==> flow/design.v <==
module ftdi_sync
(
     input           clk_i
    ,input           rst_i
    ,input           ftdi_rxf_i
    ,input           ftdi_txe_i
    ,input  [  7:0]  ftdi_data_in_i
    ,input           inport_valid_i
    ,input  [  7:0]  inport_data_i
    ,input           outport_accept_i
    ,output          ftdi_siwua_o
    ,output          ftdi_wrn_o
    ,output          ftdi_rdn_o
    ,output          ftdi_oen_o
    ,output [  7:0]  ftdi_data_out_o
    ,output          inport_accept_o
    ,output          outport_valid_o
    ,output [  7:0]  outport_data_o
);
wire [7:0] tx_data_w;
wire       tx_valid_w;
wire       tx_accept_w;
wire [6:0] tx_level_w;
ftdi_fifo
#(
    .WIDTH(8),
    .DEPTH(64),
    .ADDR_W(6),
    .COUNT_W(7)
)
u_fifo_out
(
    .clk_i(clk_i),
    .rst_i(rst_i),
    .push_i(inport_valid_i),
    .data_in_i(inport_data_i),
    .accept_o(inport_accept_o),
    .valid_o(tx_valid_w),
    .data_out_o(tx_data_w),
    .pop_i(tx_accept_w),
    .level_o(tx_level_w)
);
wire tx_empty_next_w = (tx_level_w <= 7'd1);
wire [7:0] rx_data_w  = ftdi_data_in_i;
wire       rx_valid_w = !ftdi_rdn_o && !ftdi_rxf_i;
wire       rx_accept_w;
wire [6:0] rx_level_w;
ftdi_fifo
#(
    .WIDTH(8),
    .DEPTH(64),
    .ADDR_W(6),
    .COUNT_W(7)
)
u_fifo_in
(
    .clk_i(clk_i),
    .rst_i(rst_i),
    .push_i(rx_valid_w),
    .data_in_i(rx_data_w),
    .accept_o(rx_accept_w),
    .valid_o(outport_valid_o),
    .data_out_o(outport_data_o),
    .pop_i(outport_accept_i),
    .level_o(rx_level_w)
);
wire rx_full_next_w = (rx_level_w >= 7'd63);
localparam STATE_W           = 2;
localparam STATE_IDLE        = 2'd0;
localparam STATE_TX          = 2'd1;
localparam STATE_RX          = 2'd2;
reg [STATE_W-1:0] state_q;
wire rx_space_w = rx_accept_w;
wire rx_ready_w = !ftdi_rxf_i;
wire tx_space_w = !ftdi_txe_i;
reg  tx_valid_q;
assign tx_accept_w = !tx_valid_q || (state_q == STATE_TX && tx_space_w);
always @ (posedge clk_i or posedge rst_i)
if (rst_i)
    tx_valid_q   <= 1'b0;
else if (tx_accept_w)
    tx_valid_q   <= tx_valid_w;
reg [STATE_W-1:0] next_state_r;
always @ *
begin
    next_state_r = state_q;
    case (state_q)
    STATE_IDLE :
    begin
        if (rx_ready_w && rx_space_w)
            next_state_r    = STATE_RX;
        else if (tx_space_w && (tx_valid_w || tx_valid_q))
            next_state_r    = STATE_TX;
    end
    STATE_RX :
    begin
        if (!rx_ready_w || rx_full_next_w)
            next_state_r  = STATE_IDLE;
    end
    STATE_TX :
    begin
        if (!tx_space_w || tx_empty_next_w)
            next_state_r  = STATE_IDLE;
    end    
    default:
        ;
   endcase
end
always @ (posedge clk_i or posedge rst_i)
if (rst_i)
    state_q   <= STATE_IDLE;
else
    state_q   <= next_state_r;
reg       rdn_q;
reg       wrn_q;
reg       oen_q;
reg [7:0] data_q;
always @ (posedge clk_i or posedge rst_i)
if (rst_i)
    oen_q   <= 1'b1;
else if (state_q == STATE_IDLE && next_state_r == STATE_RX)
    oen_q   <= 1'b0;
else if (state_q == STATE_RX && next_state_r == STATE_IDLE)
    oen_q   <= 1'b1;
always @ (posedge clk_i or posedge rst_i)
if (rst_i)
    rdn_q   <= 1'b1;
else if (state_q == STATE_IDLE && next_state_r == STATE_RX)
    rdn_q   <= 1'b0;
else if (state_q == STATE_RX && next_state_r == STATE_IDLE)
    rdn_q   <= 1'b1;
always @ (posedge clk_i or posedge rst_i)
if (rst_i)
    wrn_q   <= 1'b1;
else if (state_q == STATE_IDLE && next_state_r == STATE_TX)
    wrn_q   <= 1'b0;
else if (state_q == STATE_TX && next_state_r == STATE_IDLE)
    wrn_q   <= 1'b1;
always @ (posedge clk_i or posedge rst_i)
if (rst_i)
    data_q  <= 8'b0;
else if (tx_accept_w)
    data_q  <= tx_data_w;
assign ftdi_wrn_o      = wrn_q;
assign ftdi_rdn_o      = rdn_q;
assign ftdi_oen_o      = oen_q;
assign ftdi_data_out_o = data_q;
assign ftdi_siwua_o    = 1'b1;  
endmodule
module ftdi_fifo
#(
    parameter WIDTH   = 8,
    parameter DEPTH   = 4,
    parameter ADDR_W  = 2,
    parameter COUNT_W = 3
)
(
     input                clk_i
    ,input                rst_i
    ,input  [WIDTH-1:0]   data_in_i
    ,input                push_i
    ,input                pop_i
    ,output [WIDTH-1:0]   data_out_o
    ,output               accept_o
    ,output               valid_o
    ,output [COUNT_W-1:0] level_o
);
reg [WIDTH-1:0]   ram_q[DEPTH-1:0];
reg [ADDR_W-1:0]  rd_ptr_q;
reg [ADDR_W-1:0]  wr_ptr_q;
reg [COUNT_W-1:0] count_q;
always @ (posedge clk_i or posedge rst_i)
if (rst_i)
begin
    count_q   <= {(COUNT_W) {1'b0}};
    rd_ptr_q  <= {(ADDR_W) {1'b0}};
    wr_ptr_q  <= {(ADDR_W) {1'b0}};
end
else
begin
    if (push_i & accept_o)
    begin
        ram_q[wr_ptr_q] <= data_in_i;
        wr_ptr_q        <= wr_ptr_q + 1;
    end
    if (pop_i & valid_o)
        rd_ptr_q      <= rd_ptr_q + 1;
    if ((push_i & accept_o) & ~(pop_i & valid_o))
        count_q <= count_q + 1;
    else if (~(push_i & accept_o) & (pop_i & valid_o))
        count_q <= count_q - 1;
end
/*verilator lint_off WIDTH*/
assign valid_o       = (count_q != 0);
assign accept_o      = (count_q != DEPTH);
/*verilator lint_on WIDTH*/
assign data_out_o    = ram_q[rd_ptr_q];
assign level_o       = count_q;
endmodule
module ftdi_bridge
#(
     parameter MODE             = "SYNC"
    ,parameter CLK_DIV          = 2
    ,parameter GP_OUTPUTS       = 32
    ,parameter GP_INPUTS        = 32
    ,parameter GPIO_ADDRESS     = 32'hf0000000
    ,parameter GP_IN_EVENT_MASK = 0
    ,parameter AXI_ID           = 0
)
(
     input           clk_i
    ,input           rst_i
    ,input           ftdi_rxf_i
    ,input           ftdi_txe_i
    ,input  [  7:0]  ftdi_data_in_i
    ,input           mem_awready_i
    ,input           mem_wready_i
    ,input           mem_bvalid_i
    ,input  [  1:0]  mem_bresp_i
    ,input  [  3:0]  mem_bid_i
    ,input           mem_arready_i
    ,input           mem_rvalid_i
    ,input  [ 31:0]  mem_rdata_i
    ,input  [  1:0]  mem_rresp_i
    ,input  [  3:0]  mem_rid_i
    ,input           mem_rlast_i
    ,input  [ 31:0]  gp_inputs_i
    ,output          ftdi_siwua_o
    ,output          ftdi_wrn_o
    ,output          ftdi_rdn_o
    ,output          ftdi_oen_o
    ,output [  7:0]  ftdi_data_out_o
    ,output          mem_awvalid_o
    ,output [ 31:0]  mem_awaddr_o
    ,output [  3:0]  mem_awid_o
    ,output [  7:0]  mem_awlen_o
    ,output [  1:0]  mem_awburst_o
    ,output          mem_wvalid_o
    ,output [ 31:0]  mem_wdata_o
    ,output [  3:0]  mem_wstrb_o
    ,output          mem_wlast_o
    ,output          mem_bready_o
    ,output          mem_arvalid_o
    ,output [ 31:0]  mem_araddr_o
    ,output [  3:0]  mem_arid_o
    ,output [  7:0]  mem_arlen_o
    ,output [  1:0]  mem_arburst_o
    ,output          mem_rready_o
    ,output [ 31:0]  gp_outputs_o
);
localparam CMD_NOP          = 4'd0;
localparam CMD_WR           = 4'd1;
localparam CMD_RD           = 4'd2;
localparam CMD_GP_WR        = 4'd3;
localparam CMD_GP_RD        = 4'd4;
localparam CMD_GP_RD_CLR    = 4'd5;
localparam CMD_STREAM_ON    = 4'd6;
localparam CMD_STREAM_OFF   = 4'd7;
localparam LEN_W            = 12;
localparam DATA_W           = 8;
localparam STATE_W          = 4;
localparam STATE_IDLE       = 4'd0;
localparam STATE_CMD        = 4'd1;
localparam STATE_LEN        = 4'd2;
localparam STATE_ADDR0      = 4'd3;
localparam STATE_ADDR1      = 4'd4;
localparam STATE_ADDR2      = 4'd5;
localparam STATE_ADDR3      = 4'd6;
localparam STATE_WRITE      = 4'd7;
localparam STATE_READ       = 4'd8;
localparam STATE_DATA0      = 4'd9;
localparam STATE_DATA1      = 4'd10;
localparam STATE_DATA2      = 4'd11;
localparam STATE_DATA3      = 4'd12;
localparam STATE_GP_WR      = 4'd13;
localparam STATE_GP_RD      = 4'd14;
wire [DATA_W-1:0]   data_tx_w;
wire [DATA_W-1:0]   data_rx_w;
wire                wr_w;
wire                rd_w;
wire                wr_accept_w;
wire                rx_ready_w;
wire                read_skip_w;
reg [STATE_W-1:0]   state_q;
reg [LEN_W-1:0]     len_q;
reg [31:0]          mem_addr_q;
reg                 mem_cyc_q;
reg                 mem_wr_q;
reg [1:0]           data_idx_q;
reg [31:0]          data_q;
reg [GP_OUTPUTS-1:0] gp_out_q;
reg [GP_INPUTS-1:0]  gp_in_q;
wire magic_addr_w = (mem_addr_q == 32'd4026531840);
wire wr_byte_w = (state_q == STATE_WRITE) && rx_ready_w && !mem_cyc_q && (len_q != {LEN_W{1'b0}});
reg [STATE_W-1:0] next_state_r;
always @ *
begin
    next_state_r = state_q;
    case (state_q)
    STATE_IDLE :
    begin
        if (rx_ready_w)
            next_state_r    = STATE_CMD;
    end
    STATE_CMD :
    begin
        if (data_rx_w[3:0] == CMD_NOP)
            next_state_r  = STATE_IDLE;
        else if (data_rx_w[3:0] == CMD_WR || data_rx_w[3:0] == CMD_RD)
            next_state_r  = STATE_LEN;
        else if (data_rx_w[3:0] == CMD_GP_WR)
            next_state_r  = STATE_GP_WR;
        else if (data_rx_w[3:0] == CMD_GP_RD)
            next_state_r  = STATE_GP_RD;
        else
            next_state_r  = STATE_IDLE;
    end
    STATE_LEN :
    begin
        if (rx_ready_w)
            next_state_r  = STATE_ADDR0;
    end
    STATE_ADDR0 : if (rx_ready_w) next_state_r  = STATE_ADDR1;
    STATE_ADDR1 : if (rx_ready_w) next_state_r  = STATE_ADDR2;
    STATE_ADDR2 : if (rx_ready_w) next_state_r  = STATE_ADDR3;
    STATE_ADDR3 :
    begin
        if (rx_ready_w && mem_wr_q) 
            next_state_r  = STATE_WRITE;
        else if (rx_ready_w) 
            next_state_r  = STATE_READ;            
    end
    STATE_WRITE :
    begin
        if (len_q == {LEN_W{1'b0}} && (mem_bvalid_i || magic_addr_w))
            next_state_r  = STATE_IDLE;
        else
            next_state_r  = STATE_WRITE;
    end
    STATE_READ :
    begin
        if (mem_rvalid_i || magic_addr_w)
            next_state_r  = STATE_DATA0;
    end
    STATE_DATA0 :
    begin
        if (read_skip_w)
            next_state_r  = STATE_DATA1;
        else if (wr_accept_w && (len_q == {LEN_W{1'b0}}))
            next_state_r  = STATE_IDLE;
        else if (wr_accept_w)
            next_state_r  = STATE_DATA1;
    end
    STATE_DATA1 :
    begin
        if (read_skip_w)
            next_state_r  = STATE_DATA2;
        else if (wr_accept_w && (len_q == {LEN_W{1'b0}}))
            next_state_r  = STATE_IDLE;
        else if (wr_accept_w)
            next_state_r  = STATE_DATA2;
    end
    STATE_DATA2 :
    begin
        if (read_skip_w)
            next_state_r  = STATE_DATA3;
        else if (wr_accept_w && (len_q == {LEN_W{1'b0}}))
            next_state_r  = STATE_IDLE;
        else if (wr_accept_w)
            next_state_r  = STATE_DATA3;
    end
    STATE_DATA3 :
    begin
        if (wr_accept_w && (len_q != {LEN_W{1'b0}}))
            next_state_r  = STATE_READ;
        else if (wr_accept_w)
            next_state_r  = STATE_IDLE;
    end
    STATE_GP_WR :
    begin
        if (rx_ready_w)
            next_state_r  = STATE_IDLE;
    end
    STATE_GP_RD :
    begin
        if (wr_accept_w)
            next_state_r  = STATE_IDLE;
    end
    default:
        ;
   endcase
end
always @ (posedge clk_i or posedge rst_i)
if (rst_i)
    state_q   <= STATE_IDLE;
else
    state_q   <= next_state_r;
assign wr_w = (((state_q == STATE_DATA0) |
               (state_q == STATE_DATA1) |
               (state_q == STATE_DATA2) |
               (state_q == STATE_DATA3)) && !read_skip_w) |
              (state_q == STATE_GP_RD);
assign rd_w = (state_q == STATE_CMD) |
              (state_q == STATE_LEN) |
              (state_q == STATE_ADDR0) |
              (state_q == STATE_ADDR1) |
              (state_q == STATE_ADDR2) |
              (state_q == STATE_ADDR3) |
              (state_q == STATE_WRITE && !mem_cyc_q && len_q != {LEN_W{1'b0}}) |
              (state_q == STATE_GP_WR);
always @ (posedge clk_i or posedge rst_i)
if (rst_i)
    len_q       <= {LEN_W{1'b0}};
else if (state_q == STATE_CMD && rx_ready_w)
    len_q[11:8] <= data_rx_w[7:4];
else if (state_q == STATE_LEN && rx_ready_w)
    len_q[7:0]  <= data_rx_w[7:0];
else if (wr_byte_w)
    len_q       <= len_q - {{(LEN_W-1){1'b0}}, 1'b1};
else if (state_q == STATE_READ && ((mem_cyc_q && mem_rvalid_i) || magic_addr_w))
    len_q       <= len_q - {{(LEN_W-1){1'b0}}, 1'b1};
else if (((state_q == STATE_DATA0) || (state_q == STATE_DATA1) || (state_q == STATE_DATA2)) && wr_accept_w && !read_skip_w)
    len_q       <= len_q - {{(LEN_W-1){1'b0}}, 1'b1};
always @ (posedge clk_i or posedge rst_i)
if (rst_i)
    mem_addr_q        <= 'd0;
else if (state_q == STATE_ADDR0 && rx_ready_w)
    mem_addr_q[31:24] <= data_rx_w;
else if (state_q == STATE_ADDR1 && rx_ready_w)
    mem_addr_q[23:16] <= data_rx_w;
else if (state_q == STATE_ADDR2 && rx_ready_w)
    mem_addr_q[15:8]  <= data_rx_w;
else if (state_q == STATE_ADDR3 && rx_ready_w)
    mem_addr_q[7:0]   <= data_rx_w;
else if (state_q == STATE_WRITE && (mem_cyc_q && mem_bvalid_i))
    mem_addr_q        <= {mem_addr_q[31:2], 2'b0} + 'd4;
else if (state_q == STATE_READ && (mem_cyc_q && mem_rvalid_i))
    mem_addr_q        <= {mem_addr_q[31:2], 2'b0} + 'd4;
always @ (posedge clk_i or posedge rst_i)
if (rst_i)
    data_idx_q <= 2'b0;
else if (state_q == STATE_ADDR3)
    data_idx_q <= data_rx_w[1:0];
else if (wr_byte_w)
    data_idx_q <= data_idx_q + 2'd1;
else if (((state_q == STATE_DATA0) || (state_q == STATE_DATA1) || (state_q == STATE_DATA2)) && (data_idx_q != 2'b0))
    data_idx_q <= data_idx_q - 2'd1;
assign read_skip_w = (data_idx_q != 2'b0);
always @ (posedge clk_i or posedge rst_i)
if (rst_i)
    data_q <= 32'b0;
else if (state_q == STATE_IDLE)
    data_q <= {{(32-GP_INPUTS){1'b0}}, gp_in_q};
else if (wr_byte_w)
begin
    case (data_idx_q)
        2'd0: data_q[7:0]   <= data_rx_w;
        2'd1: data_q[15:8]  <= data_rx_w;
        2'd2: data_q[23:16] <= data_rx_w;
        2'd3: data_q[31:24] <= data_rx_w;
    endcase
end
else if (state_q == STATE_READ && mem_rvalid_i)
    data_q <= mem_rdata_i;
else if (((state_q == STATE_DATA0) || (state_q == STATE_DATA1) || (state_q == STATE_DATA2)) && (wr_accept_w || read_skip_w))
    data_q <= {8'b0, data_q[31:8]};
assign data_tx_w  = data_q[7:0];
assign mem_wdata_o = data_q;
reg mem_awvalid_q;
reg mem_awvalid_r;
reg mem_wvalid_q;
reg mem_wvalid_r;
always @ *
begin
    mem_awvalid_r = 1'b0;
    mem_wvalid_r  = 1'b0;
    if (mem_awvalid_o && !mem_awready_i)
        mem_awvalid_r = mem_awvalid_q;
    else if (mem_awvalid_o)
        mem_awvalid_r = 1'b0;
    else if (wr_byte_w && (data_idx_q == 2'd3 || len_q == 1))
        mem_awvalid_r = !magic_addr_w;
    if (mem_wvalid_o && !mem_wready_i)
        mem_wvalid_r = mem_wvalid_q;
    else if (mem_wvalid_o)
        mem_wvalid_r = 1'b0;
    else if (wr_byte_w && (data_idx_q == 2'd3 || len_q == 1))
        mem_wvalid_r = !magic_addr_w;
end
always @ (posedge clk_i or posedge rst_i)
if (rst_i)
begin
    mem_awvalid_q <= 1'b0;
    mem_wvalid_q  <= 1'b0;
end
else
begin
    mem_awvalid_q <= mem_awvalid_r;
    mem_wvalid_q  <= mem_wvalid_r;
end
assign mem_awvalid_o = mem_awvalid_q;
assign mem_wvalid_o  = mem_wvalid_q;
assign mem_awaddr_o  = {mem_addr_q[31:2], 2'b0};
assign mem_awid_o    = AXI_ID;
assign mem_awlen_o   = 8'b0;
assign mem_awburst_o = 2'b01;
assign mem_wlast_o   = 1'b1;
assign mem_bready_o = 1'b1;
reg mem_arvalid_q;
reg mem_arvalid_r;
always @ *
begin
    mem_arvalid_r = 1'b0;
    if (mem_arvalid_o && !mem_arready_i)
        mem_arvalid_r = mem_arvalid_q;
    else if (mem_arvalid_o)
        mem_arvalid_r = 1'b0;
    else if (state_q == STATE_READ && !mem_cyc_q)
        mem_arvalid_r = !magic_addr_w;
end
always @ (posedge clk_i or posedge rst_i)
if (rst_i)
    mem_arvalid_q <= 1'b0;
else
    mem_arvalid_q <= mem_arvalid_r;
assign mem_arvalid_o = mem_arvalid_q;
assign mem_araddr_o  = {mem_addr_q[31:2], 2'b0};
assign mem_arid_o    = AXI_ID;
assign mem_arlen_o   = 8'b0;
assign mem_arburst_o = 2'b01;
assign mem_rready_o  = 1'b1;
reg [3:0] mem_sel_q;
reg [3:0] mem_sel_r;
always @ *
begin
    mem_sel_r = 4'b1111;
    case (data_idx_q)
    2'd0: mem_sel_r = 4'b0001;
    2'd1: mem_sel_r = 4'b0011;
    2'd2: mem_sel_r = 4'b0111;
    2'd3: mem_sel_r = 4'b1111;
    endcase
    case (mem_addr_q[1:0])
    2'd0: mem_sel_r = mem_sel_r & 4'b1111;
    2'd1: mem_sel_r = mem_sel_r & 4'b1110;
    2'd2: mem_sel_r = mem_sel_r & 4'b1100;
    2'd3: mem_sel_r = mem_sel_r & 4'b1000;
    endcase
end
always @ (posedge clk_i or posedge rst_i)
if (rst_i)
    mem_sel_q    <= 4'b0;
else if (state_q == STATE_IDLE)
    mem_sel_q   <= 4'b1111;
else if (wr_byte_w && (data_idx_q == 2'd3 || len_q == 1))
    mem_sel_q   <= mem_sel_r;
assign mem_wstrb_o  = mem_sel_q;
always @ (posedge clk_i or posedge rst_i)
if (rst_i)
    mem_wr_q    <= 1'b0;
else if (state_q == STATE_CMD && rx_ready_w)
    mem_wr_q    <= (data_rx_w[3:0] == CMD_WR);
always @ (posedge clk_i or posedge rst_i)
if (rst_i == 1'b1)
    mem_cyc_q <= 1'b0;
else if (mem_arvalid_r || mem_awvalid_r)
    mem_cyc_q <= 1'b1;
else if (mem_bvalid_i || mem_rvalid_i)
    mem_cyc_q <= 1'b0;
reg gpio_wr_q;
always @ (posedge clk_i or posedge rst_i)
if (rst_i)
    gpio_wr_q <= 1'b0;
else if (magic_addr_w && wr_byte_w && (data_idx_q == 2'd3 || len_q == 1))
    gpio_wr_q <= 1'b1;
else
    gpio_wr_q <= 1'b0;
always @ (posedge clk_i or posedge rst_i)
if (rst_i)
    gp_out_q <= {(GP_OUTPUTS){1'b0}};
else if (state_q == STATE_GP_WR && rx_ready_w)
    gp_out_q <= {{(GP_OUTPUTS-8){1'b0}}, data_rx_w};
else if (gpio_wr_q)
    gp_out_q <= data_q[GP_OUTPUTS-1:0];
assign gp_outputs_o = gp_out_q;
reg [GP_INPUTS-1:0]  gp_in_r;
always @ *
begin
    if ((state_q == STATE_GP_RD) && wr_accept_w)
        gp_in_r = gp_inputs_i;
    else
        gp_in_r = (gp_in_q & GP_IN_EVENT_MASK) | gp_inputs_i;
end
always @ (posedge clk_i or posedge rst_i)
if (rst_i)
    gp_in_q <= {(GP_INPUTS){1'b0}};
else
    gp_in_q <= gp_in_r;
generate
if (1)
begin
    ftdi_sync
    u_sync
    (
        .clk_i(clk_i),
        .rst_i(rst_i),
        .ftdi_rxf_i(ftdi_rxf_i),
        .ftdi_txe_i(ftdi_txe_i),
        .ftdi_siwua_o(ftdi_siwua_o),
        .ftdi_wrn_o(ftdi_wrn_o),
        .ftdi_rdn_o(ftdi_rdn_o),
        .ftdi_oen_o(ftdi_oen_o),
        .ftdi_data_out_o(ftdi_data_out_o),
        .ftdi_data_in_i(ftdi_data_in_i),
        .outport_valid_o(rx_ready_w),
        .outport_data_o(data_rx_w),
        .outport_accept_i(rd_w),
        .inport_valid_i(wr_w),
        .inport_data_i(data_tx_w),
        .inport_accept_o(wr_accept_w)
    );
end
endgenerate
endmodule
======== Tool chain data of ftdi_bridge ========
What the tools print for ftdi_bridge, step after step.
Lines are those of the file above, counted from 1.
A cell with - has no value.
inputs
  top ..................................... ftdi_bridge
  clock port .............................. clk_i
  cell library ............................ sky130hd
  corner .................................. tt_025C_1v80

======== Word level ========
Counts by Yosys on the flattened word-level netlist (proc, flatten, opt, wreduce). Print and check cells are left out. Cells with the same type and inputs are merged into one.
cells by class
  $add $sub $neg .......................... 12
  magnitude comparators ................... 2
  eq/ne operators ......................... 306
  mux-type cells .......................... 107
  bitwise logic cells ..................... 28
  reductions and logical operators ........ 236
operators by type and width
  kind                                                  count
  parallel mux 8 bit (select 64 bit)                    2
  equality test 6 bit (second input constant)           128
  AND reduction 3 bit                                   128
  equality test 6 x 5 -> 1 bit (second input constant)  64
  2-to-1 mux 8 bit                                      42
  equality test 6 x 4 -> 1 bit (second input constant)  32
  2-to-1 mux 4 bit                                      31
  equality test 6 x 3 -> 1 bit (second input constant)  16
  2-to-1 mux 32 bit                                     2
  parallel mux 4 bit (select 15 bit)                    1
  equality test 6 x 2 -> 1 bit (second input constant)  8
  logical AND 1 bit                                     42
  adder 32 x 3 -> 32 bit (second input constant)        1
  equality test 32 bit (second input constant)          1
  parallel mux 4 bit (select 4 bit)                     2
  equality test 4 bit (second input constant)           7
  2-to-1 mux 7 bit                                      4
  adder 6 x 1 -> 6 bit (second input constant)          4
  equality test 6 x 1 -> 1 bit (second input constant)  4
  zero test 6 bit                                       4
  equality test 4 x 3 -> 1 bit (second input constant)  5
  nonzero test 2 bit                                    8
  equality test 4 x 2 -> 1 bit (second input constant)  4
  AND reduction 4 bit                                   4
  nonzero test 15 bit                                   1
  nonzero test 3 bit                                    5
  logical OR 1 bit                                      14
  != test 2 x 1 -> 1 bit (second input constant)        7
Other operator kinds: 32; their cells: 120.
bit counts
  flip-flop bits (word level) ............. 1231
  bits of input ports ..................... 94
  output and inout bits ................... 178
  word-level cells ........................ 851

======== Depth ========
Yosys ltp: most cells in a row. Word level: on the elaborated netlist, between registers, memories and ports. Mapped: between sequential cells and ports; inverters and the memories' decode and read muxes count.
depth
  depth after elaboration ................. 12
  ABC_AREA ................................ 1
  gate-level depth with buffers ........... 21
  gate-level depth less buffers ........... 20

======== Synthesis result ========
The flow's flattened synthesis, as Yosys stat reports it; memories are mapped. The netlist is that of the ABC_AREA named above (0 if unset); the other value can give another one.
cells by type
  cell type                   count  total area (um^2)
  sky130_fd_sc_hd__edfxtp_1   1024   3.07E+04
  sky130_fd_sc_hd__dfrtp_1    215    5380.16
  sky130_fd_sc_hd__nand2_1    1383   5.19E+03
  sky130_fd_sc_hd__nor2_1     661    2481.13
  sky130_fd_sc_hd__inv_1      455    1.71E+03
  sky130_fd_sc_hd__nand3_1    297    1.49E+03
  sky130_fd_sc_hd__nand4_1    128    800.768
  sky130_fd_sc_hd__buf_4      104    780.749
  sky130_fd_sc_hd__o21ai_0    91     455.437
  sky130_fd_sc_hd__ha_1       35     437.92
  sky130_fd_sc_hd__xor2_1     47     411.645
  sky130_fd_sc_hd__a21oi_1    81     405.389
  sky130_fd_sc_hd__nor3_1     76     380.365
  sky130_fd_sc_hd__o2111ai_1  43     376.611
  sky130_fd_sc_hd__o211ai_1   48     360.346
  sky130_fd_sc_hd__a211oi_1   33     247.738
  sky130_fd_sc_hd__clkbuf_1   65     243.984
  sky130_fd_sc_hd__buf_2      44     220.211
Not listed: further types 44, cells in them 270.
mapped netlist
  cell count .............................. 5100
  cell area after synthesis ............... 0.0541006 mm^2
  sequential area ......................... 0.0362348 mm^2
  flip-flop cells ......................... 1243
  buffer cells ............................ 230

======== Timing after synthesis ========
OpenSTA on the mapped netlist: ideal clock, no wires. The path of least setup slack (recovery checks aside). Input and output delay are each 20% of the period. Register names are those of the netlist, which keeps one name where synthesis merged equal registers.
timing path after synthesis
  path kind ............................... input -> register
  start point ............................. in rst_i
  end point ............................... reg genblk1.u_sync.u_fifo_in.ram_q[15][0]
  clock period ............................ 10.0 ns
  input delay ............................. 2.000 ns
  setup time .............................. 0.374 ns
  time at the first pin ................... 2.000 ns
  arrival ................................. 7.735 ns
  data required time ...................... 9.626 ns
  path slack .............................. 1.891 ns
  delay of the path ....................... 6.109 ns
  driving pins on the path ................ 3
  path buffers ............................ 0
  synthesis period reached ................ 8.109 ns
"delay of the path" is the arrival time less input delay plus setup time.
"driving pins on the path": output pins that drive a net of the path, with the launching flip-flop's if there is one; two outputs of one cell count as two.
"synthesis period reached" = period - worst setup slack (recovery checks aside). The figure is calculated, with input and output delays left at 20% of the set period.
The rows between start and end are the longest chain of elaborated cells between them; the timing report does not say that the signal goes this way. Where chains are equally long, one stands for them.
A line is the first line of the expression or statement that the cell stems from. Yosys adds cells for indexed reads and writes and turns some case tables into memories.
between the ends, after synthesis
  cell sequence ........................... sky130_fd_sc_hd__inv_1 -> sky130_fd_sc_hd__nand2_1 -> sky130_fd_sc_hd__nor2_1
  cells in the longest elaborated chain ... 2
  elaborated cells between the ends (all ways) .. 2
  source lines of those cells ............. 0
  those cells by class .................... logic (1); reduce/logical (1)
RTL lines, path after synthesis
  item                 RTL line  text
  start: declaration   212       ,input           rst_i
  inverter 1 bit       -
  AND reduction 3 bit  -
  end: assignment      183       ram_q[wr_ptr_q] <= data_in_i;
  end: declaration     168       reg [WIDTH-1:0]   ram_q[DEPTH-1:0];

======== Timing after layout ========
Path of least setup slack in the final report of run 1 (OpenROAD, finished layout, wires in). Where an end is a register, its clock arrival counts in the times.
timing path after layout
  path kind ............................... register -> register
  start point ............................. reg genblk1.u_sync.u_fifo_in.rd_ptr_q[1]
  end point ............................... reg data_q[10]
  clock period ............................ 4.69 ns
  setup time .............................. 0.11 ns
  time at the first pin ................... 0.80 ns
  arrival ................................. 5.62 ns
  data required time ...................... 5.37 ns
  path slack .............................. -0.25 ns
  driving pins on the path ................ 18
  path buffers ............................ 1
The rows between start and end are the longest chain of elaborated cells between them; the timing report does not say that the signal goes this way. Where chains are equally long, one stands for them.
At most two assigning lines are given for a register; there are more.
between the ends, after layout
  cell sequence ........................... sky130_fd_sc_hd__dfrtp_1 -> sky130_fd_sc_hd__inv_1 -> sky130_fd_sc_hd__ha_1 -> sky130_fd_sc_hd__buf_2 -> sky130_fd_sc_hd__nand2_1 -> sky130_fd_sc_hd__nor2_1 -> sky130_fd_sc_hd__nand2_1 -> sky130_fd_sc_hd__nand2_1 -> sky130_fd_sc_hd__nor2_1 -> sky130_fd_sc_hd__nand2_1 -> sky130_fd_sc_hd__nor2_1 -> sky130_fd_sc_hd__nand2_1 -> sky130_fd_sc_hd__nor2_1 -> sky130_fd_sc_hd__nand2_2 -> sky130_fd_sc_hd__nand2_1 -> sky130_fd_sc_hd__nand3_1 -> sky130_fd_sc_hd__nand2_1 -> sky130_fd_sc_hd__nand2_1
  cells in the longest elaborated chain ... 5
  elaborated cells between the ends (all ways) .. 68
  source lines of those cells ............. 4
  those cells by class .................... eq/ne (63); mux (4); reduce/logical (1)
RTL lines, path after layout
  item                                RTL line  text
  start: declaration                  169       reg [ADDR_W-1:0]  rd_ptr_q;
  start: assignment                   176       rd_ptr_q  <= {(ADDR_W) {1'b0}};
  start: assignment                   187       rd_ptr_q      <= rd_ptr_q + 1;
  equality test 6 bit                 197       assign data_out_o    = ram_q[rd_ptr_q];
  parallel mux 8 bit (select 64 bit)  197
  2-to-1 mux 8 bit                    456       case (data_idx_q)
  2-to-1 mux 8 bit                    454       else if (wr_byte_w)
  2-to-1 mux 8 bit                    452       else if (state_q == STATE_IDLE)
  end: assignment                     453       data_q <= {{(32-GP_INPUTS){1'b0}}, gp_in_q};
  end: assignment                     458       2'd1: data_q[15:8]  <= data_rx_w;
  end: declaration                    290       reg [31:0]          data_q;

Settings and measured results of 2 stored flow runs for module ftdi_bridge (sky130hd), not sorted in any way. The constraints put input and output delay at 20% of the set period each and load the outputs with 0.01 pF.
"period reached" means the clock period less the worst setup slack. The figure is calculated, with input and output delays left at 20% of the set period.
"time of the worst setup path": the worst setup path's part of the clock period (all of it between registers, 20% less for each end at a port) less its slack. A launch clock that arrives late makes it longer, a capture clock that arrives late makes it shorter.
"total power after layout" is the tool's figure for a default switching activity; nothing was simulated.

======== run 1 ========
==> flow/run.sh <==
#!/bin/bash
# the make line also repeats the synthesis and layout settings of config.mk as NAME=value (left out here)
make -C /OpenROAD-flow-scripts/flow DESIGN_CONFIG=/design/flow/config.mk WORK_HOME=/design/flow/orfs CLKGATE_MAP_FILE= finish
==> flow/config.mk <==
export PLATFORM = sky130hd
export DESIGN_NAME = ftdi_bridge
export DESIGN_NICKNAME = ftdi_bridge
export VERILOG_FILES = /design/flow/design.v
export SDC_FILE = /design/flow/constraint.sdc
export NUM_CORES = 4
export LEC_CHECK = 0
export ABC_AREA = 1
export CAP_MARGIN = 5
export CELL_PAD_IN_SITES_DETAIL_PLACEMENT = 0
export CELL_PAD_IN_SITES_GLOBAL_PLACEMENT = 1
export CORE_ASPECT_RATIO = 0.63
export CORE_MARGIN = 5
export CORE_UTILIZATION = 20
export CTS_CLUSTER_SIZE = 95
export GPL_TIMING_DRIVEN = 0
export MAX_ROUTING_LAYER = met5
export PLACE_DENSITY_LB_ADDON = 0.08
export SETUP_SLACK_MARGIN = -0.2
export SLEW_MARGIN = 20
==> flow/constraint.sdc <==
create_clock -name core_clock -period 4.69 [get_ports {clk_i}]
set_input_delay 0.9380 -clock core_clock [delete_from_list [all_inputs] [get_ports {clk_i}]]
set_output_delay 0.9380 -clock core_clock [all_outputs]
set_load 0.01 [all_outputs]

-------- measured, run 1 --------
  worst setup slack after layout .......... -0.251 ns
  standard-cell area after routing ........ 0.0675335 mm^2
  period reached .......................... 4.941 ns
  time of the worst setup path ............ 4.94 ns
  worst setup path kind ................... register -> register
  cell area after synthesis ............... 0.0541006 mm^2
  total power after layout ................ 40404 µW
  total die area .......................... 0.281284 mm^2

======== run 2 ========
==> flow/run.sh <==
#!/bin/bash
# the make line also repeats the synthesis and layout settings of config.mk as NAME=value (left out here)
make -C /OpenROAD-flow-scripts/flow DESIGN_CONFIG=/design/flow/config.mk WORK_HOME=/design/flow/orfs CLKGATE_MAP_FILE= finish
==> flow/config.mk <==
export PLATFORM = sky130hd
export DESIGN_NAME = ftdi_bridge
export DESIGN_NICKNAME = ftdi_bridge
export VERILOG_FILES = /design/flow/design.v
export SDC_FILE = /design/flow/constraint.sdc
export NUM_CORES = 4
export LEC_CHECK = 0
export CAP_MARGIN = 20
export CORE_MARGIN = 2
export CORE_UTILIZATION = 40
export SLEW_MARGIN = 20
==> flow/constraint.sdc <==
create_clock -name core_clock -period 7.63 [get_ports {clk_i}]
set_input_delay 1.5260 -clock core_clock [delete_from_list [all_inputs] [get_ports {clk_i}]]
set_output_delay 1.5260 -clock core_clock [all_outputs]
set_load 0.01 [all_outputs]

-------- measured, run 2 --------
  time of the worst setup path ............ 5.28 ns
  worst setup path kind ................... register -> register
  standard-cell area after routing ........ 0.0597636 mm^2
  cell area after synthesis ............... 0.0512254 mm^2
  worst setup slack after layout .......... 2.351 ns
  total die area .......................... 0.130943 mm^2
  total power after layout ................ 22072 µW
  period reached .......................... 5.279 ns
